==> flow/design.v <==
`timescale 1ns / 1ps
module compl_mul(
   input logic clk_i, 
   input logic srst_i,
   input logic signed [17:0]data_a_i_i,   
   input logic signed [17:0]data_a_q_i,   
   input logic signed [17:0]data_b_i_i,   
   input logic signed [17:0]data_b_q_i,   
   output  logic signed  [36:0]data_i_o,    
   output  logic signed [36:0]data_q_o     
   );
   logic signed [35:0] prod_ii, prod_iq, prod_qi, prod_qq;
   assign prod_ii = data_a_i_i * data_b_i_i;
   assign prod_qq = data_a_q_i * data_b_q_i;
   assign prod_iq = data_a_i_i * data_b_q_i;
   assign prod_qi = data_a_q_i * data_b_i_i;
   always_ff@(posedge clk_i) begin
       if(srst_i)begin
           data_i_o<=0;
           data_q_o<=0;
       end
       else begin
           data_i_o<=prod_ii-prod_qq;
           data_q_o<=prod_iq+prod_qi;
       end
   end
endmodule
; ---- From RTL to reports: compl_mul
; Module compl_mul before and after one edit of its RTL, step after step.
; Lines under "before" count in the file above, lines under "after" in the edited file.
; "change" is "after" less "before", of the values as shown; "change_rel_pct" is that difference over "before", in percent.
; A cell with -- has no value.
[inputs]
top_module = compl_mul
clk_port = clk_i
lib = sky130hd
pvt_corner = tt_025C_1v80

; ---- Edit of the RTL
; Unified diff, file above to edited file.
; The edit is scripted: it alters the design's behaviour and was not made to optimise anything.
; begin of diff
@@ -14,5 +14,5 @@
    assign prod_qq = data_a_q_i * data_b_q_i;
    assign prod_iq = data_a_i_i * data_b_q_i;
-   assign prod_qi = data_a_q_i * data_b_i_i;
+   assign prod_qi = data_a_q_i & data_b_i_i;
    always_ff@(posedge clk_i) begin
        if(srst_i)begin
; end of diff

; ---- Elaborated design
; Source: Yosys, flattened and elaborated, memories not mapped. Widths are those after wreduce; folded enables and synchronous resets count as part of the registers. Registers that Yosys merges into a memory's read port (data or address) are not register bits. Print and check cells do not count. Equal cells are merged and count once.
[bits]
columns = element, before, after, change, change_rel_pct
row1 = reg_bits, 74, 74, 0, 0.00
row2 = output_inout_bits, 74, 74, 0, 0.00
row3 = elab_cells, 8, 8, 0, 0.00
[op_classes]
columns = element, before, after, change, change_rel_pct
row1 = n_addsub, 2, 2, 0, 0.00
row2 = multipliers, 4, 3, -1, -25.00
row3 = n_logic, 0, 1, 1, --
[ops]
columns = cell, before, after, change, change_rel_pct
row1 = 18-bit by 18-bit multiplier with 36-bit output, 4, 3, -1, -25.00
row2 = 36-bit by 36-bit adder with 37-bit output, 1, 0, -1, -100.00
row3 = 36-bit by 18-bit adder with 37-bit output, 0, 1, 1, --
row4 = 18-bit AND, 0, 1, 1, --
; Unchanged operator kinds not shown: 1.

; ---- Logic depth
; Longest topological path by Yosys (ltp), each cell counted once; first at word level (registers and memories cut), then after technology mapping (sequential cells cut; the memories' decode and read muxes count).
[depth]
columns = element, before, after, change, change_rel_pct
row1 = word_depth, 2, 2, 0, 0.00
row2 = ABC_AREA, 0, 0, --, --
row3 = mapped_depth, 30, 28, -2, -6.67
row4 = ltp_nobuf, 28, 26, -2, -7.14

; ---- Netlist
; Source: synth_stat.txt of the flow (Yosys; design flattened, memories mapped). It holds for the ABC_AREA given above (unset counts as 0); a run with the other value may have another netlist.
[synth_totals]
columns = element, before, after, change, change_rel_pct
row1 = mapped_cells, 5407, 4261, -1146, -21.19
row2 = yosys_area_um2, 50933.8, 39842.0, -11091.8, -21.78
row3 = ff_cells, 74, 74, 0, 0.00
row4 = buffers, 281, 209, -72, -25.62
[by_type]
columns = cell, before, after, change, change_rel_pct
row1 = sky130_fd_sc_hd__fa_1, 1470, 1099, -371, -25.24
row2 = sky130_fd_sc_hd__inv_1, 1493, 1130, -363, -24.31
row3 = sky130_fd_sc_hd__and2_1, 559, 371, -188, -33.63
row4 = sky130_fd_sc_hd__nand2_1, 700, 600, -100, -14.29
row5 = sky130_fd_sc_hd__clkbuf_1, 279, 207, -72, -25.81
row6 = sky130_fd_sc_hd__nor2b_1, 16, 54, 38, 237.50
row7 = sky130_fd_sc_hd__ha_1, 323, 286, -37, -11.46
row8 = sky130_fd_sc_hd__nor2_1, 122, 86, -36, -29.51
row9 = sky130_fd_sc_hd__xnor2_1, 70, 52, -18, -25.71
row10 = sky130_fd_sc_hd__mux2_2, 0, 9, 9, --
row11 = sky130_fd_sc_hd__a21o_1, 30, 23, -7, -23.33
row12 = sky130_fd_sc_hd__o21a_1, 7, 14, 7, 100.00
row13 = sky130_fd_sc_hd__nand2b_1, 34, 29, -5, -14.71
row14 = sky130_fd_sc_hd__xor2_1, 29, 25, -4, -13.79
row15 = sky130_fd_sc_hd__nor3_1, 14, 18, 4, 28.57
row16 = sky130_fd_sc_hd__nand3_1, 13, 9, -4, -30.77
row17 = sky130_fd_sc_hd__o211ai_1, 2, 6, 4, 200.00
row18 = sky130_fd_sc_hd__and3_1, 6, 3, -3, -50.00
; Unchanged cell types not shown: 7.
; Not every row of either side is listed.

; ---- Worst setup path after synthesis
; Source: OpenSTA report_checks on the synthesized netlist (no wires, ideal clock, input and output delay 20% of the period each), path of least setup slack; recovery checks are left aside. Register names are those of the netlist, which keeps one name where synthesis merged equal registers.
[synth_timing]
columns = element, before, after, change, change_rel_pct
row1 = path_type, input port to flip-flop, input port to flip-flop, --, --
row2 = startpoint, input port data_a_q_i[17], input port data_a_q_i[17], --, --
row3 = endpoint, register data_q_o[33], register data_i_o[34], --, --
row4 = tclk_ns, 16.0, 16.0, 0.0, 0.00
row5 = in_delay_ns, 3.200, 3.200, 0.000, 0.00
row6 = launch_ns, 3.200, 3.200, 0.000, 0.00
row7 = arrival_time_ns, 10.177, 10.269, 0.092, 0.90
row8 = t_required_ns, 15.872, 15.877, 0.005, 0.03
row9 = setup_slack_ns, 5.696, 5.608, -0.088, --
row10 = delay_ns, 7.105, 7.192, 0.087, 1.22
row11 = path_stages, 24, 24, 0, 0.00
row12 = path_buffers, 2, 2, 0, 0.00
row13 = period_less_setup_slack_ns, 10.304, 10.392, 0.088, 0.85
; "delay_ns" is the arrival time less input delay plus setup time.
; "path_stages" counts driving pins, that of a launching flip-flop among them; a cell with two outputs on the path counts twice.
; "period_less_setup_slack_ns" is the clock period less the worst setup slack; recovery checks do not enter. This is arithmetic on one report: input and output delays are still those of the set period (20% each).
; Between the ends stands the longest chain of elaborated cells between them, by number of cells; it is not shown to be the way that was timed. Of several equally long chains one is given.
; A line is the first line of the expression or statement that the cell stems from. Yosys adds cells for indexed reads and writes and turns some case tables into memories.
[synth_between_before]
cell_sequence = sky130_fd_sc_hd__clkbuf_1 > sky130_fd_sc_hd__clkbuf_1 > sky130_fd_sc_hd__nand2_1 > sky130_fd_sc_hd__fa_1 > sky130_fd_sc_hd__fa_1 > sky130_fd_sc_hd__inv_1 > sky130_fd_sc_hd__fa_1 > sky130_fd_sc_hd__fa_1 > sky130_fd_sc_hd__fa_1 > sky130_fd_sc_hd__fa_1 > sky130_fd_sc_hd__fa_1 > sky130_fd_sc_hd__inv_1 > sky130_fd_sc_hd__fa_1 > sky130_fd_sc_hd__inv_1 > sky130_fd_sc_hd__ha_1 > sky130_fd_sc_hd__o21ai_0 > sky130_fd_sc_hd__nand2b_1 > sky130_fd_sc_hd__o41a_1 > sky130_fd_sc_hd__a221o_1 > sky130_fd_sc_hd__a41oi_4 > sky130_fd_sc_hd__o211ai_2 > sky130_fd_sc_hd__o31ai_2 > sky130_fd_sc_hd__xor2_1 > sky130_fd_sc_hd__nor2_1
elab_chain_cells = 2
cone_cells = 2
cone_lines = 2
cone_classes = 1 x add/sub; 1 x mul
[synth_lines_before]
columns = element, line_no
row1 = start: declaration, 6  ; input logic signed [17:0]data_a_q_i,
row2 = 18-bit by 18-bit multiplier with 36-bit output, 16  ; assign prod_qi = data_a_q_i * data_b_i_i;
row3 = 36-bit by 36-bit adder with 37-bit output, 24  ; data_q_o<=prod_iq+prod_qi;
row4 = end: assignment, 20  ; data_q_o<=0;
row5 = end: assignment, 24
row6 = end: declaration, 10  ; output  logic signed [36:0]data_q_o
[synth_between_after]
cell_sequence = sky130_fd_sc_hd__clkbuf_1 > sky130_fd_sc_hd__clkbuf_1 > sky130_fd_sc_hd__nand2_1 > sky130_fd_sc_hd__fa_1 > sky130_fd_sc_hd__inv_1 > sky130_fd_sc_hd__fa_1 > sky130_fd_sc_hd__fa_1 > sky130_fd_sc_hd__inv_1 > sky130_fd_sc_hd__fa_1 > sky130_fd_sc_hd__fa_1 > sky130_fd_sc_hd__fa_1 > sky130_fd_sc_hd__fa_1 > sky130_fd_sc_hd__inv_1 > sky130_fd_sc_hd__fa_1 > sky130_fd_sc_hd__inv_1 > sky130_fd_sc_hd__ha_1 > sky130_fd_sc_hd__a2111oi_2 > sky130_fd_sc_hd__or4b_1 > sky130_fd_sc_hd__a21oi_1 > sky130_fd_sc_hd__o21ai_1 > sky130_fd_sc_hd__a21oi_2 > sky130_fd_sc_hd__o21bai_1 > sky130_fd_sc_hd__a21oi_2 > sky130_fd_sc_hd__mux2_1
elab_chain_cells = 2
cone_cells = 2
cone_lines = 2
cone_classes = 1 x add/sub; 1 x mul
[synth_lines_after]
columns = element, line_no
row1 = start: declaration, 6  ; input logic signed [17:0]data_a_q_i,
row2 = 18-bit by 18-bit multiplier with 36-bit output, 14  ; assign prod_qq = data_a_q_i * data_b_q_i;
row3 = 36-bit by 36-bit subtractor with 37-bit output, 23  ; data_i_o<=prod_ii-prod_qq;
row4 = end: assignment, 19  ; data_i_o<=0;
row5 = end: assignment, 23
row6 = end: declaration, 9  ; output  logic signed  [36:0]data_i_o,

; ---- Path in the finished layout
; Path of least setup slack in the final report of the runs of pair 1 (OpenROAD, finished layout, wires in). Where an end is a register, its clock arrival counts in the times.
[layout_timing]
columns = element, before, after, change, change_rel_pct
row1 = path_type, input port to flip-flop, input port to flip-flop, --, --
row2 = startpoint, input port data_b_q_i[1], input port data_b_q_i[0], --, --
row3 = endpoint, register data_i_o[35], register data_i_o[29], --, --
row4 = tclk_ns, 16.0, 16.0, 0.0, 0.00
row5 = in_delay_ns, 3.20, 3.20, 0.00, 0.00
row6 = launch_ns, 3.20, 3.20, 0.00, 0.00
row7 = arrival_time_ns, 11.92, 11.72, -0.20, -1.68
row8 = t_required_ns, 16.31, 16.29, -0.02, -0.12
row9 = setup_slack_ns, 4.38, 4.57, 0.19, --
row10 = path_stages, 24, 24, 0, 0.00
row11 = path_buffers, 1, 2, 1, 100.00
; Between the ends stands the longest chain of elaborated cells between them, by number of cells; it is not shown to be the way that was timed. Of several equally long chains one is given.
[layout_between_before]
cell_sequence = sky130_fd_sc_hd__clkdlybuf4s50_1 > sky130_fd_sc_hd__nand2_1 > sky130_fd_sc_hd__fa_1 > sky130_fd_sc_hd__fa_1 > sky130_fd_sc_hd__inv_1 > sky130_fd_sc_hd__fa_1 > sky130_fd_sc_hd__inv_1 > sky130_fd_sc_hd__fa_1 > sky130_fd_sc_hd__fa_1 > sky130_fd_sc_hd__fa_1 > sky130_fd_sc_hd__fa_1 > sky130_fd_sc_hd__inv_1 > sky130_fd_sc_hd__fa_1 > sky130_fd_sc_hd__inv_1 > sky130_fd_sc_hd__ha_1 > sky130_fd_sc_hd__o211ai_1 > sky130_fd_sc_hd__a21boi_0 > sky130_fd_sc_hd__o32ai_1 > sky130_fd_sc_hd__a21oi_2 > sky130_fd_sc_hd__a21oi_1 > sky130_fd_sc_hd__o21a_1 > sky130_fd_sc_hd__o41ai_1 > sky130_fd_sc_hd__xnor2_1 > sky130_fd_sc_hd__nor2_1
elab_chain_cells = 2
cone_cells = 2
cone_lines = 2
cone_classes = 1 x add/sub; 1 x mul
[layout_lines_before]
columns = element, line_no
row1 = start: declaration, 8  ; input logic signed [17:0]data_b_q_i,
row2 = 18-bit by 18-bit multiplier with 36-bit output, 14  ; assign prod_qq = data_a_q_i * data_b_q_i;
row3 = 36-bit by 36-bit subtractor with 37-bit output, 23  ; data_i_o<=prod_ii-prod_qq;
row4 = end: assignment, 19  ; data_i_o<=0;
row5 = end: assignment, 23
row6 = end: declaration, 9  ; output  logic signed  [36:0]data_i_o,
[layout_between_after]
cell_sequence = sky130_fd_sc_hd__clkdlybuf4s50_1 > sky130_fd_sc_hd__buf_4 > sky130_fd_sc_hd__nand2_1 > sky130_fd_sc_hd__inv_1 > sky130_fd_sc_hd__fa_1 > sky130_fd_sc_hd__fa_1 > sky130_fd_sc_hd__fa_1 > sky130_fd_sc_hd__inv_1 > sky130_fd_sc_hd__fa_1 > sky130_fd_sc_hd__fa_1 > sky130_fd_sc_hd__fa_1 > sky130_fd_sc_hd__fa_1 > sky130_fd_sc_hd__inv_1 > sky130_fd_sc_hd__fa_1 > sky130_fd_sc_hd__inv_1 > sky130_fd_sc_hd__ha_1 > sky130_fd_sc_hd__and3_2 > sky130_fd_sc_hd__nand3_1 > sky130_fd_sc_hd__a211oi_1 > sky130_fd_sc_hd__o31ai_2 > sky130_fd_sc_hd__o21ai_1 > sky130_fd_sc_hd__o31ai_1 > sky130_fd_sc_hd__o21ai_1 > sky130_fd_sc_hd__mux2_2
elab_chain_cells = 2
cone_cells = 2
cone_lines = 2
cone_classes = 1 x add/sub; 1 x mul
[layout_lines_after]
columns = element, line_no
row1 = start: declaration, 8  ; input logic signed [17:0]data_b_q_i,
row2 = 18-bit by 18-bit multiplier with 36-bit output, 14  ; assign prod_qq = data_a_q_i * data_b_q_i;
row3 = 36-bit by 36-bit subtractor with 37-bit output, 23  ; data_i_o<=prod_ii-prod_qq;
row4 = end: assignment, 19  ; data_i_o<=0;
row5 = end: assignment, 23
row6 = end: declaration, 9  ; output  logic signed  [36:0]data_i_o,

; ---- Flow runs
; Both versions went through the flow (Yosys, OpenROAD) with the same settings in each pair. Constraints: input delay and output delay 20% of the set period each, output load 0.01 pF.
[flow_settings_pair_1]
CORE_UTILIZATION = 40
period_ns = 16.0
CAP_MARGIN = 20
CORE_MARGIN = 2
SLEW_MARGIN = 20
[results_pair_1]
columns = element, before, after, change, change_rel_pct
row1 = synthArea_um2, 50933.8, 39842.0, -11091.8, -21.78
row2 = die_area_um2, 130206.0, 102144.0, -28062.0, -21.55
row3 = finalCellArea_um2, 54289.6, 42773.5, -11516.1, -21.21
row4 = layout_utilization_pct, 43.1, 43.4, 0.3, --
row5 = timing.setup.ws_ns, 4.385, 4.574, 0.189, --
row6 = timing.setup.tns_ns, 0.000, 0.000, 0.000, --
row7 = worst_hold_slack_ns, 3.163, 3.255, 0.092, --
row8 = clock_period_reached_ns, 11.615, 11.426, -0.189, -1.63
[flow_settings_pair_2]
CAP_MARGIN = 10
CELL_PAD_IN_SITES_DETAIL_PLACEMENT = 2
CORE_UTILIZATION = 30
CTS_CLUSTER_DIAMETER = 380
PLACE_DENSITY_LB_ADDON = 0.13
SETUP_SLACK_MARGIN = 0.75
TNS_END_PERCENT = 30
period_ns = 7.18
CORE_MARGIN = 2
SLEW_MARGIN = 20
[results_pair_2]
columns = element, before, after, change, change_rel_pct
row1 = synthArea_um2, 50933.8, 39842.0, -11091.8, -21.78
row2 = die_area_um2, 173093.0, 135737.0, -37356.0, -21.58
row3 = finalCellArea_um2, 67517.3, 52246.4, -15270.9, -22.62
row4 = layout_utilization_pct, 39.9, 39.7, -0.2, --
row5 = timing.setup.ws_ns, -0.938, -0.957, -0.019, --
row6 = timing.setup.tns_ns, -28.867, -18.126, 10.741, --
row7 = worst_hold_slack_ns, 1.426, 1.476, 0.050, --
row8 = clock_period_reached_ns, 8.118, 8.137, 0.019, 0.23
; By "clock_period_reached_ns" is meant the clock period of the run minus its worst setup slack. This is arithmetic on one report: input and output delays are still those of the set period (20% each).
